==> flow/design.v <==
module ahb_slave_controller (
    input  wire        HCLK,         
    input  wire        HRESETn,      
    input  wire        HWRITE,       
    input  wire [1:0]  HTRANS,       
    input  wire        HSEL,         
    input  logic [31:0] HADDR,       
    input  logic [2:0]  HSIZE,       
    input  logic [2:0]  HBURST,      
    input  logic [3:0]  HPROT,       
    input  logic        HMASTLOCK,   
    input  logic [3:0]  HWSTRB,      
    input  logic [31:0] HWDATA,      
    output logic       HREADY,       
    output logic       HRESP,        
    output logic [31:0] HRDATA,      
    output logic [31:0] addr,        
    output logic [2:0]  size,        
    output logic [2:0]  burst,       
    output logic [3:0]  prot,        
    output logic        mastlock,    
    output logic [3:0]  strb,        
    output logic [31:0] write_data,  
    input  logic [31:0] read_data,   
    output logic        write_read,  
    output logic        transfer_valid,  
    input  logic        error_flag   
);
    logic trans_type_reg;
    logic addr_phase_valid;
    logic data_phase_valid;
    typedef enum logic [1:0] {
        IDLE = 2'b00,
        DATA_PHASE = 2'b01,
        ERROR = 2'b10
    } state_t;
    state_t state, next_state;
    assign addr_phase_valid = HSEL && (HTRANS == 2'b10 || HTRANS == 2'b11);
    assign data_phase_valid = (state == DATA_PHASE);
    always_ff @(posedge HCLK or negedge HRESETn) begin
        if (!HRESETn) begin
            trans_type_reg <= 1'b0;
            addr <= 32'b0;
            size <= 3'b0;
            burst <= 3'b0;
            prot <= 4'b0;
            mastlock <= 1'b0;
            strb <= 4'b0;
        end else begin
            if (addr_phase_valid && HREADY) begin
                trans_type_reg <= HWRITE;
                addr <= HADDR;
                size <= HSIZE;
                burst <= HBURST;
                prot <= HPROT;
                mastlock <= HMASTLOCK;
                strb <= HWSTRB;
            end
        end
    end
    assign write_data = HWDATA;
    assign HRDATA = read_data;
    always_ff @(posedge HCLK or negedge HRESETn) begin
        if (!HRESETn) begin
            state <= IDLE;
        end else begin
            state <= next_state;
        end
    end
    always_comb begin
        write_read = 1'b0;
        transfer_valid = 1'b0;
        HRESP = 1'b0;
        HREADY = 1'b1;
        next_state = state;
        case (state)
            IDLE: begin
                if (addr_phase_valid) begin
                    next_state = DATA_PHASE;
                    HREADY = 1'b1;  
                end
            end
            DATA_PHASE: begin
                write_read = trans_type_reg;  
                transfer_valid = 1'b1;        
                if (error_flag) begin
                    HRESP = 1'b1;            
                    next_state = ERROR;
                    HREADY = 1'b0;           
                end else if (addr_phase_valid) begin
                    next_state = DATA_PHASE;  
                    HREADY = 1'b1;
                end else begin
                    next_state = IDLE;       
                    HREADY = 1'b1;
                end
            end
            ERROR: begin
                HRESP = 1'b1;        
                HREADY = 1'b1;       
                if (addr_phase_valid)
                    next_state = DATA_PHASE;
                else
                    next_state = IDLE;
            end
            default: begin
                next_state = IDLE;
            end
        endcase
    end
endmodule
module ahb_slave_reg_file (
    input  logic        HCLK,         
    input  logic        HRESETn,      
    input  logic [31:0] addr,         
    input  logic [2:0]  size,         
    input  logic [2:0]  burst,        
    input  logic [3:0]  prot,         
    input  logic        mastlock,     
    input  logic [3:0]  strb,         
    input  logic [31:0] write_data,   
    output logic [31:0] read_data,    
    input  logic        write_read,      
    input  logic        transfer_valid,  
    output logic        error_flag,   
    output logic [31:0] tdr_o,        
    output logic [31:0] lcr_o,        
    output logic [31:0] ocr_o,        
    output logic [31:0] fcr_o,        
    output logic [31:0] ier_o,        
    output logic [31:0] hcr_o,        
    input  logic [31:0] rdr_i,        
    input  logic [31:0] lsr_i,        
    input  logic [31:0] iir_i         
);
    logic [31:0] addr_reg;
    logic [2:0]  size_reg;
    logic [3:0]  strb_reg;
    assign addr_reg = addr;
    assign size_reg = size;
    assign strb_reg = strb;
    typedef enum logic [11:0] {
        ADDR_TDR = 12'h000,
        ADDR_RDR = 12'h004,
        ADDR_LCR = 12'h008,
        ADDR_OCR = 12'h00C,
        ADDR_LSR = 12'h010,
        ADDR_FCR = 12'h014,
        ADDR_IER = 12'h018,
        ADDR_IIR = 12'h01C,
        ADDR_HCR = 12'h020
    } apb_addr_e;
    function automatic logic check_alignment(input logic [31:0] address, input logic [2:0] transfer_size);
        case (transfer_size)
            3'b000: check_alignment = 1'b1;                     
            3'b001: check_alignment = (address[0] == 1'b0);     
            3'b010: check_alignment = (address[1:0] == 2'b00);  
            default: check_alignment = 1'b0;                    
        endcase
    endfunction
    always_comb begin
        error_flag = 1'b0;
        if (transfer_valid) begin
            if (addr_reg[31:12] != 20'h0 || 
                (addr_reg[11:0] != ADDR_TDR && 
                 addr_reg[11:0] != ADDR_RDR && 
                 addr_reg[11:0] != ADDR_LCR && 
                 addr_reg[11:0] != ADDR_OCR && 
                 addr_reg[11:0] != ADDR_LSR && 
                 addr_reg[11:0] != ADDR_FCR && 
                 addr_reg[11:0] != ADDR_IER && 
                 addr_reg[11:0] != ADDR_IIR && 
                 addr_reg[11:0] != ADDR_HCR)) begin
                error_flag = 1'b1;
            end
            if (!check_alignment(addr_reg, size_reg)) begin
                error_flag = 1'b1;
            end
            if (size_reg > 3'b010) begin  
                error_flag = 1'b1;
            end
            if (write_read && (addr_reg[11:0] == ADDR_RDR || 
                              addr_reg[11:0] == ADDR_LSR || 
                              addr_reg[11:0] == ADDR_IIR)) begin
                error_flag = 1'b1;
            end
        end
    end
    always_ff @(posedge HCLK or negedge HRESETn) begin
        if (!HRESETn) begin
            tdr_o <= 32'b0;
            lcr_o <= 32'b0;
            ocr_o <= 32'b0;
            fcr_o <= 32'b0;
            ier_o <= 32'b0;
            hcr_o <= 32'b0;
        end else if (write_read && !error_flag && transfer_valid) begin
            unique case (addr_reg[11:0])
                ADDR_TDR: begin
                    if (strb_reg[0]) tdr_o[7:0]   <= write_data[7:0];
                    if (strb_reg[1]) tdr_o[15:8]  <= write_data[15:8];
                    if (strb_reg[2]) tdr_o[23:16] <= write_data[23:16];
                    if (strb_reg[3]) tdr_o[31:24] <= write_data[31:24];
                end
                ADDR_LCR: begin
                    if (strb_reg[0]) lcr_o[7:0]   <= write_data[7:0];
                    if (strb_reg[1]) lcr_o[15:8]  <= write_data[15:8];
                    if (strb_reg[2]) lcr_o[23:16] <= write_data[23:16];
                    if (strb_reg[3]) lcr_o[31:24] <= write_data[31:24];
                end
                ADDR_OCR: begin
                    if (strb_reg[0]) ocr_o[7:0]   <= write_data[7:0];
                    if (strb_reg[1]) ocr_o[15:8]  <= write_data[15:8];
                    if (strb_reg[2]) ocr_o[23:16] <= write_data[23:16];
                    if (strb_reg[3]) ocr_o[31:24] <= write_data[31:24];
                end
                ADDR_FCR: begin
                    if (strb_reg[0]) fcr_o[7:0]   <= write_data[7:0];
                    if (strb_reg[1]) fcr_o[15:8]  <= write_data[15:8];
                    if (strb_reg[2]) fcr_o[23:16] <= write_data[23:16];
                    if (strb_reg[3]) fcr_o[31:24] <= write_data[31:24];
                end
                ADDR_IER: begin
                    if (strb_reg[0]) ier_o[7:0]   <= write_data[7:0];
                    if (strb_reg[1]) ier_o[15:8]  <= write_data[15:8];
                    if (strb_reg[2]) ier_o[23:16] <= write_data[23:16];
                    if (strb_reg[3]) ier_o[31:24] <= write_data[31:24];
                end
                ADDR_HCR: begin
                    if (strb_reg[0]) hcr_o[7:0]   <= write_data[7:0];
                    if (strb_reg[1]) hcr_o[15:8]  <= write_data[15:8];
                    if (strb_reg[2]) hcr_o[23:16] <= write_data[23:16];
                    if (strb_reg[3]) hcr_o[31:24] <= write_data[31:24];
                end
                default: ;  
            endcase
        end
    end
    always_comb begin
        read_data = 32'b0;
        if (!write_read && !error_flag && transfer_valid) begin
            unique case (addr_reg[11:0])
                ADDR_TDR: read_data = tdr_o;
                ADDR_RDR: read_data = rdr_i;
                ADDR_LCR: read_data = lcr_o;
                ADDR_OCR: read_data = ocr_o;
                ADDR_LSR: read_data = lsr_i;
                ADDR_FCR: read_data = fcr_o;
                ADDR_IER: read_data = ier_o;
                ADDR_IIR: read_data = iir_i;
                ADDR_HCR: read_data = hcr_o;
                default: read_data = 32'b0;
            endcase
        end
    end
endmodule
module ahb_slave (
    input  wire        HCLK,         
    input  wire        HRESETn,      
    input  wire [31:0] HADDR,        
    input  wire        HWRITE,       
    input  wire [2:0]  HSIZE,        
    input  wire [2:0]  HBURST,       
    input  wire [3:0]  HPROT,        
    input  wire [1:0]  HTRANS,       
    input  wire        HMASTLOCK,    
    input  wire        HSEL,         
    input  wire [31:0] HWDATA,       
    output wire [31:0] HRDATA,       
    output wire        HREADY,       
    output wire        HRESP,        
    input  wire [3:0]  HWSTRB,       
    output wire [31:0] tdr_o,        
    output wire [31:0] lcr_o,        
    output wire [31:0] ocr_o,        
    output wire [31:0] fcr_o,        
    output wire [31:0] ier_o,        
    output wire [31:0] hcr_o,        
    input  wire [31:0] rdr_i,        
    input  wire [31:0] lsr_i,        
    input  wire [31:0] iir_i         
);
    logic        write_read;      
    logic        error_flag;      
    logic        transfer_valid;  
    logic [31:0] addr;            
    logic [2:0]  size;            
    logic [2:0]  burst;           
    logic [3:0]  prot;            
    logic        mastlock;        
    logic [3:0]  strb;            
    logic [31:0] write_data;      
    logic [31:0] read_data;       
    ahb_slave_controller u_controller (
        .HCLK(HCLK),
        .HRESETn(HRESETn),
        .HWRITE(HWRITE),
        .HTRANS(HTRANS),
        .HSEL(HSEL),
        .HADDR(HADDR),
        .HSIZE(HSIZE),
        .HBURST(HBURST),
        .HPROT(HPROT),
        .HMASTLOCK(HMASTLOCK),
        .HWSTRB(HWSTRB),
        .HWDATA(HWDATA),
        .HREADY(HREADY),
        .HRESP(HRESP),
        .HRDATA(HRDATA),
        .addr(addr),
        .size(size),
        .burst(burst),
        .prot(prot),
        .mastlock(mastlock),
        .strb(strb),
        .write_data(write_data),
        .read_data(read_data),
        .write_read(write_read),
        .transfer_valid(transfer_valid),
        .error_flag(error_flag)
    );
    ahb_slave_reg_file u_reg_file (
        .HCLK(HCLK),
        .HRESETn(HRESETn),
        .addr(addr),
        .size(size),
        .burst(burst),
        .prot(prot),
        .mastlock(mastlock),
        .strb(strb),
        .write_data(write_data),
        .read_data(read_data),
        .write_read(write_read),
        .transfer_valid(transfer_valid),
        .error_flag(error_flag),
        .tdr_o(tdr_o),
        .lcr_o(lcr_o),
        .ocr_o(ocr_o),
        .fcr_o(fcr_o),
        .ier_o(ier_o),
        .hcr_o(hcr_o),
        .rdr_i(rdr_i),
        .lsr_i(lsr_i),
        .iir_i(iir_i)
    );
endmodule
# Step by step through the tools: ahb_slave

What the tools print for ahb_slave, step after step.
Line numbers count from 1 in the design file above.
A cell with -- has no value.

Top module: ahb_slave
Clock: HCLK
Cell library: sky130hd
Library corner: tt_025C_1v80

# Word-level counts

Source: Yosys, flattened and elaborated, memories not mapped. Widths are those after wreduce. Registers that Yosys merges into a memory's read port (data or address) are not register bits. Print and check cells do not count. Equal cells are merged and count once.

Word-level cells: 124
Output and inout port bits: 226
Register bits after elaboration: 234

Magnitude comparators: 1
Muxes and demuxes: 19
Eq/ne operators: 23
Reductions and logical operators: 51
Bitwise gates (word level): 1

Operators with widths:

| cell                                                           | count |
| parallel mux 32 bit (select 9 bit)                             | 1 |
| AND reduction 3 bit                                            | 24 |
| == test 12 x 5 -> 1 bit (second input constant)                | 4 |
| != test 12 x 5 -> 1 bit (second input constant)                | 4 |
| two-way mux 32 bit                                             | 1 |
| == test 12 x 4 -> 1 bit (second input constant)                | 2 |
| != test 12 x 4 -> 1 bit (second input constant)                | 2 |
| nonzero test 20 bit                                            | 1 |
| logical AND 1 bit                                              | 15 |
| == test 12 x 3 -> 1 bit (second input constant)                | 1 |
| != test 12 x 3 -> 1 bit (second input constant)                | 1 |
| == test 12 x 6 -> 1 bit (second input constant)                | 1 |
| != test 12 x 6 -> 1 bit (second input constant)                | 1 |
| logical NOT 12 bit                                             | 1 |
| nonzero test 12 bit                                            | 1 |
| two-way mux 1 bit                                              | 12 |
| == test 2 bit (second input constant)                          | 3 |
| parallel mux 2 bit (select 3 bit)                              | 1 |
| logical OR 1 bit                                               | 4 |
| logical NOT 2 bit                                              | 2 |
| two-way mux 2 bit                                              | 2 |
| == test 3 x 1 -> 1 bit (second input constant)                 | 1 |
| greater-than comparator 3 x 2 -> 1 bit (second input constant) | 1 |
| == test 3 x 2 -> 1 bit (second input constant)                 | 1 |
| logical NOT 3 bit                                              | 1 |
| parallel mux 1 bit (select 3 bit)                              | 1 |
| logical NOT 1 bit                                              | 2 |
| == test 2 x 1 -> 1 bit (second input constant)                 | 1 |

Other operator kinds: 3; their cells: 3.

# Depth

Depth = most cells in a row (Yosys ltp): at word level without a register or memory, in the mapped netlist without a sequential cell, where the memories' decode and read muxes count.

Word-level depth: 19
ABC_AREA: 1
Gate-level depth with buffers: 15
Depth with buffers taken out: 13

# Synthesis result

Yosys stat after the flow's synthesis: flattened, memories mapped to cells. It holds for the ABC_AREA given above (unset counts as 0); a run with the other value may have another netlist.

Sequential part of the area: 0.0058819 sq mm
Mapped area: 0.0120916 sq mm
Mapped flip-flops: 235
Standard cells after synthesis: 1,647

Cell types:

| cell                      | count |
| sky130_fd_sc_hd__dfrtp_1  | 234 |
| sky130_fd_sc_hd__nand2_1  | 697 |
| sky130_fd_sc_hd__nand3_1  | 328 |
| sky130_fd_sc_hd__nor2_1   | 121 |
| sky130_fd_sc_hd__nand4_1  | 48 |
| sky130_fd_sc_hd__a21oi_1  | 46 |
| sky130_fd_sc_hd__clkbuf_1 | 38 |
| sky130_fd_sc_hd__nand4_2  | 10 |
| sky130_fd_sc_hd__inv_1    | 30 |
| sky130_fd_sc_hd__buf_6    | 9 |
| sky130_fd_sc_hd__buf_2    | 20 |
| sky130_fd_sc_hd__buf_4    | 11 |
| sky130_fd_sc_hd__and3_1   | 9 |
| sky130_fd_sc_hd__o22ai_1  | 5 |
| sky130_fd_sc_hd__inv_2    | 8 |
| sky130_fd_sc_hd__o21ai_0  | 6 |
| sky130_fd_sc_hd__dfstp_2  | 1 |
| sky130_fd_sc_hd__nor2_4   | 2 |

Other cell types: 10; their cells: 24.

# Worst setup path after synthesis

Path of least setup slack by OpenSTA after synthesis, without wires, with an ideal clock, recovery checks aside; 20% of the period is set as input and as output delay. Where synthesis merged equal registers, the netlist keeps one of their names.

Kind: reg2out
From: register u_controller.addr[3]
To: output HRDATA[10]
Arrival time: 1.913 ns
Stages on the path: 15
Path slack: 2.087 ns
Buffers on the path: 3
Delay of the path: 1.913 ns
Data required time: 4.000 ns
External output delay: 1.000 ns
Clock period: 5.0 ns
Period reached after synthesis: 2.913 ns

"delay of the path" is the arrival time less input delay plus setup time.
At an output port there is no setup time.
"stages on the path" counts driving pins, that of a launching flip-flop among them; a cell with two outputs on the path counts twice.
"period reached after synthesis" is the clock period less the worst setup slack; recovery checks do not enter. This is arithmetic on one report: input and output delays are still those of the set period (20% each).
Between the ends stands the longest chain of elaborated cells between them, by number of cells; it is not shown to be the way that was timed. Of several equally long chains one is given.
Each line given opens the expression or statement behind the cell; cells for indexed reads and writes are added by Yosys, which also makes memories of some case tables.

Cells stage by stage: sky130_fd_sc_hd__dfrtp_1 > sky130_fd_sc_hd__buf_2 > sky130_fd_sc_hd__inv_2 > sky130_fd_sc_hd__nand2_1 > sky130_fd_sc_hd__nor2_1 > sky130_fd_sc_hd__buf_6 > sky130_fd_sc_hd__o21ai_1 > sky130_fd_sc_hd__nand2_1 > sky130_fd_sc_hd__inv_1 > sky130_fd_sc_hd__nand3_2 > sky130_fd_sc_hd__nand2_2 > sky130_fd_sc_hd__nand2_2 > sky130_fd_sc_hd__nand3_1 > sky130_fd_sc_hd__buf_2 > sky130_fd_sc_hd__nor2_1
Length of the longest elaborated chain: 19

RTL lines, path post-synthesis:

| item                 | RTL line | RTL |
| start: declaration   | 17       | `output logic [31:0] addr,` |
| start: assignment    | 43       | `addr <= 32'b0;` |
| start: assignment    | 52       | `addr <= HADDR;` |
| nonzero test 12 bit  | 165      | `(addr_reg[11:0] != ADDR_TDR &&` |
| logical AND 1 bit x8 | 165      |  |
| logical OR 1 bit     | 164      | `if (addr_reg[31:12] != 20'h0 \|\|` |
| two-way mux 1 bit    | 164      |  |
| two-way mux 1 bit    | 176      | `if (!check_alignment(addr_reg, size_reg)) begin` |
| two-way mux 1 bit    | 179      | `if (size_reg > 3'b010) begin` |
| two-way mux 1 bit    | 182      | `if (write_read && (addr_reg[11:0] == ADDR_RDR \|\|` |
| two-way mux 1 bit    | 163      | `if (transfer_valid) begin` |
| logical NOT 1 bit    | 241      | `if (!write_read && !error_flag && transfer_valid) begin` |
| logical AND 1 bit x2 | 241      |  |
| two-way mux 32 bit   | 241      |  |
| end: declaration     | 269      | `output wire [31:0] HRDATA,` |

# Timing after layout

From the final timing report of job 1: the path of least setup slack in the routed layout; clock arrival at registers is part of the times.

Kind: reg2out
From: register u_controller.addr[9]
To: output HRDATA[5]
Arrival time: 2.87 ns
Clock period: 5.45 ns
External output delay: 1.09 ns
Path slack: 1.49 ns
Data required time: 4.36 ns
Stages on the path: 14
Buffers on the path: 2

Between the ends stands the longest chain of elaborated cells between them, by number of cells; it is not shown to be the way that was timed. Of several equally long chains one is given.

Cells stage by stage: sky130_fd_sc_hd__dfrtp_1 > sky130_fd_sc_hd__nor2_4 > sky130_fd_sc_hd__nand2_4 > sky130_fd_sc_hd__nor2_4 > sky130_fd_sc_hd__o21ai_1 > sky130_fd_sc_hd__nand2_1 > sky130_fd_sc_hd__inv_1 > sky130_fd_sc_hd__nand3_4 > sky130_fd_sc_hd__nand2_4 > sky130_fd_sc_hd__nand2_4 > sky130_fd_sc_hd__nand3_4 > sky130_fd_sc_hd__buf_12 > sky130_fd_sc_hd__nor2_1 > sky130_fd_sc_hd__dlygate4sd2_1
Length of the longest elaborated chain: 19

RTL lines, path after layout:

| item                 | RTL line | RTL |
| start: declaration   | 17       | `output logic [31:0] addr,` |
| start: assignment    | 43       | `addr <= 32'b0;` |
| start: assignment    | 52       | `addr <= HADDR;` |
| nonzero test 12 bit  | 165      | `(addr_reg[11:0] != ADDR_TDR &&` |
| logical AND 1 bit x8 | 165      |  |
| logical OR 1 bit     | 164      | `if (addr_reg[31:12] != 20'h0 \|\|` |
| two-way mux 1 bit    | 164      |  |
| two-way mux 1 bit    | 176      | `if (!check_alignment(addr_reg, size_reg)) begin` |
| two-way mux 1 bit    | 179      | `if (size_reg > 3'b010) begin` |
| two-way mux 1 bit    | 182      | `if (write_read && (addr_reg[11:0] == ADDR_RDR \|\|` |
| two-way mux 1 bit    | 163      | `if (transfer_valid) begin` |
| logical NOT 1 bit    | 241      | `if (!write_read && !error_flag && transfer_valid) begin` |
| logical AND 1 bit x2 | 241      |  |
| two-way mux 32 bit   | 241      |  |
| end: declaration     | 269      | `output wire [31:0] HRDATA,` |

Add stored flow runs of ahb_slave

Measured results for ahb_slave: 5 stored runs of the Yosys and OpenROAD flow on sky130hd. The settings differ; the order carries no meaning. The constraints put input and output delay at 20% of the set period each and load the outputs with 0.01 pF.
"clock period achieved" = clock period - worst setup slack. The figure is calculated, with input and output delays left at 20% of the set period.
"time on the worst setup path" is the time allowed to the run's worst setup path (the clock period less input and output delay, where it has them) less its slack. Clock arrival times count: a late capture clock shortens it, a late launch clock lengthens it.
"power consumption" rests on the timing tool's default activity at the inputs, not on a simulated workload.
Among the settings, n/a means not set for that run.
Among the results, n/a means that no value is shown for the run.

| item                                    | job 1     | job 2 | job 3     | job 4 | job 5     |
| ABC_AREA                                | 1         | 1     | 1         | 1     | n/a       |
| CELL_PAD_IN_SITES_DETAIL_PLACEMENT      | 0         | 2     | n/a       | 1     | n/a       |
| CORE_ASPECT_RATIO                       | 0.58      | 1.13  | n/a       | 0.58  | n/a       |
| CORE_MARGIN                             | 2         | 6     | 2         | 2     | 2         |
| CORE_UTILIZATION                        | 51        | 44    | 40        | 51    | 40        |
| CTS_CLUSTER_DIAMETER                    | 236       | 240   | 236       | 236   | n/a       |
| CTS_CLUSTER_SIZE                        | 56        | 60    | n/a       | 74    | n/a       |
| GPL_ROUTABILITY_DRIVEN                  | 0         | n/a   | n/a       | 0     | n/a       |
| GPL_TIMING_DRIVEN                       | 1         | 0     | n/a       | 0     | n/a       |
| MAX_ROUTING_LAYER                       | met5      | met4  | n/a       | met5  | n/a       |
| PLACE_DENSITY_LB_ADDON                  | 0.03      | 0.27  | n/a       | 0.03  | n/a       |
| SETUP_SLACK_MARGIN                      | 1.53      | 0.27  | -0.27     | 1.53  | 0.69      |
| SLEW_MARGIN                             | 25        | 25    | 25        | 25    | 20        |
| period_ns                               | 5.45      | 5.56  | 5.0       | 5.45  | 4.88      |
| CAP_MARGIN                              | 20        | 15    | 20        | 20    | 20        |
| CELL_PAD_IN_SITES_GLOBAL_PLACEMENT      | n/a       | 0     | n/a       | n/a   | n/a       |
| MIN_ROUTING_LAYER                       | n/a       | met2  | n/a       | n/a   | n/a       |
| synthesis area (sq mm)                  | 0.0120916 | n/a   | 0.0120916 | n/a   | 0.0126972 |
| area inside the die boundary (sq mm)    | 0.0250024 | n/a   | 0.031636  | n/a   | 0.0331841 |
| standard-cell area after layout (sq mm) | 0.0172991 | n/a   | 0.0173041 | n/a   | 0.0185878 |
| utilization after routing (%)           | 75.2      | n/a   | 58.2      | n/a   | 59.2      |
| setup slack of the worst path (ns)      | 1.487     | n/a   | 0.032     | n/a   | 0.563     |
| summed negative setup slack (ns)        | 0.000     | n/a   | 0.000     | n/a   | 0.000     |
| power consumption (µW)                  | 3,384     | n/a   | 4,613     | n/a   | 5,546     |
| clock period achieved (ns)              | 3.963     | n/a   | 4.968     | n/a   | 4.317     |
| time on the worst setup path (ns)       | 2.87      | n/a   | 3.97      | n/a   | 3.34      |
| worst setup path type                   | reg2out   | n/a   | reg2out   | n/a   | reg2out   |

Job 2: unfinished; error DPL-0033 in placement
Job 4: unfinished; error DPL-0033 in placement
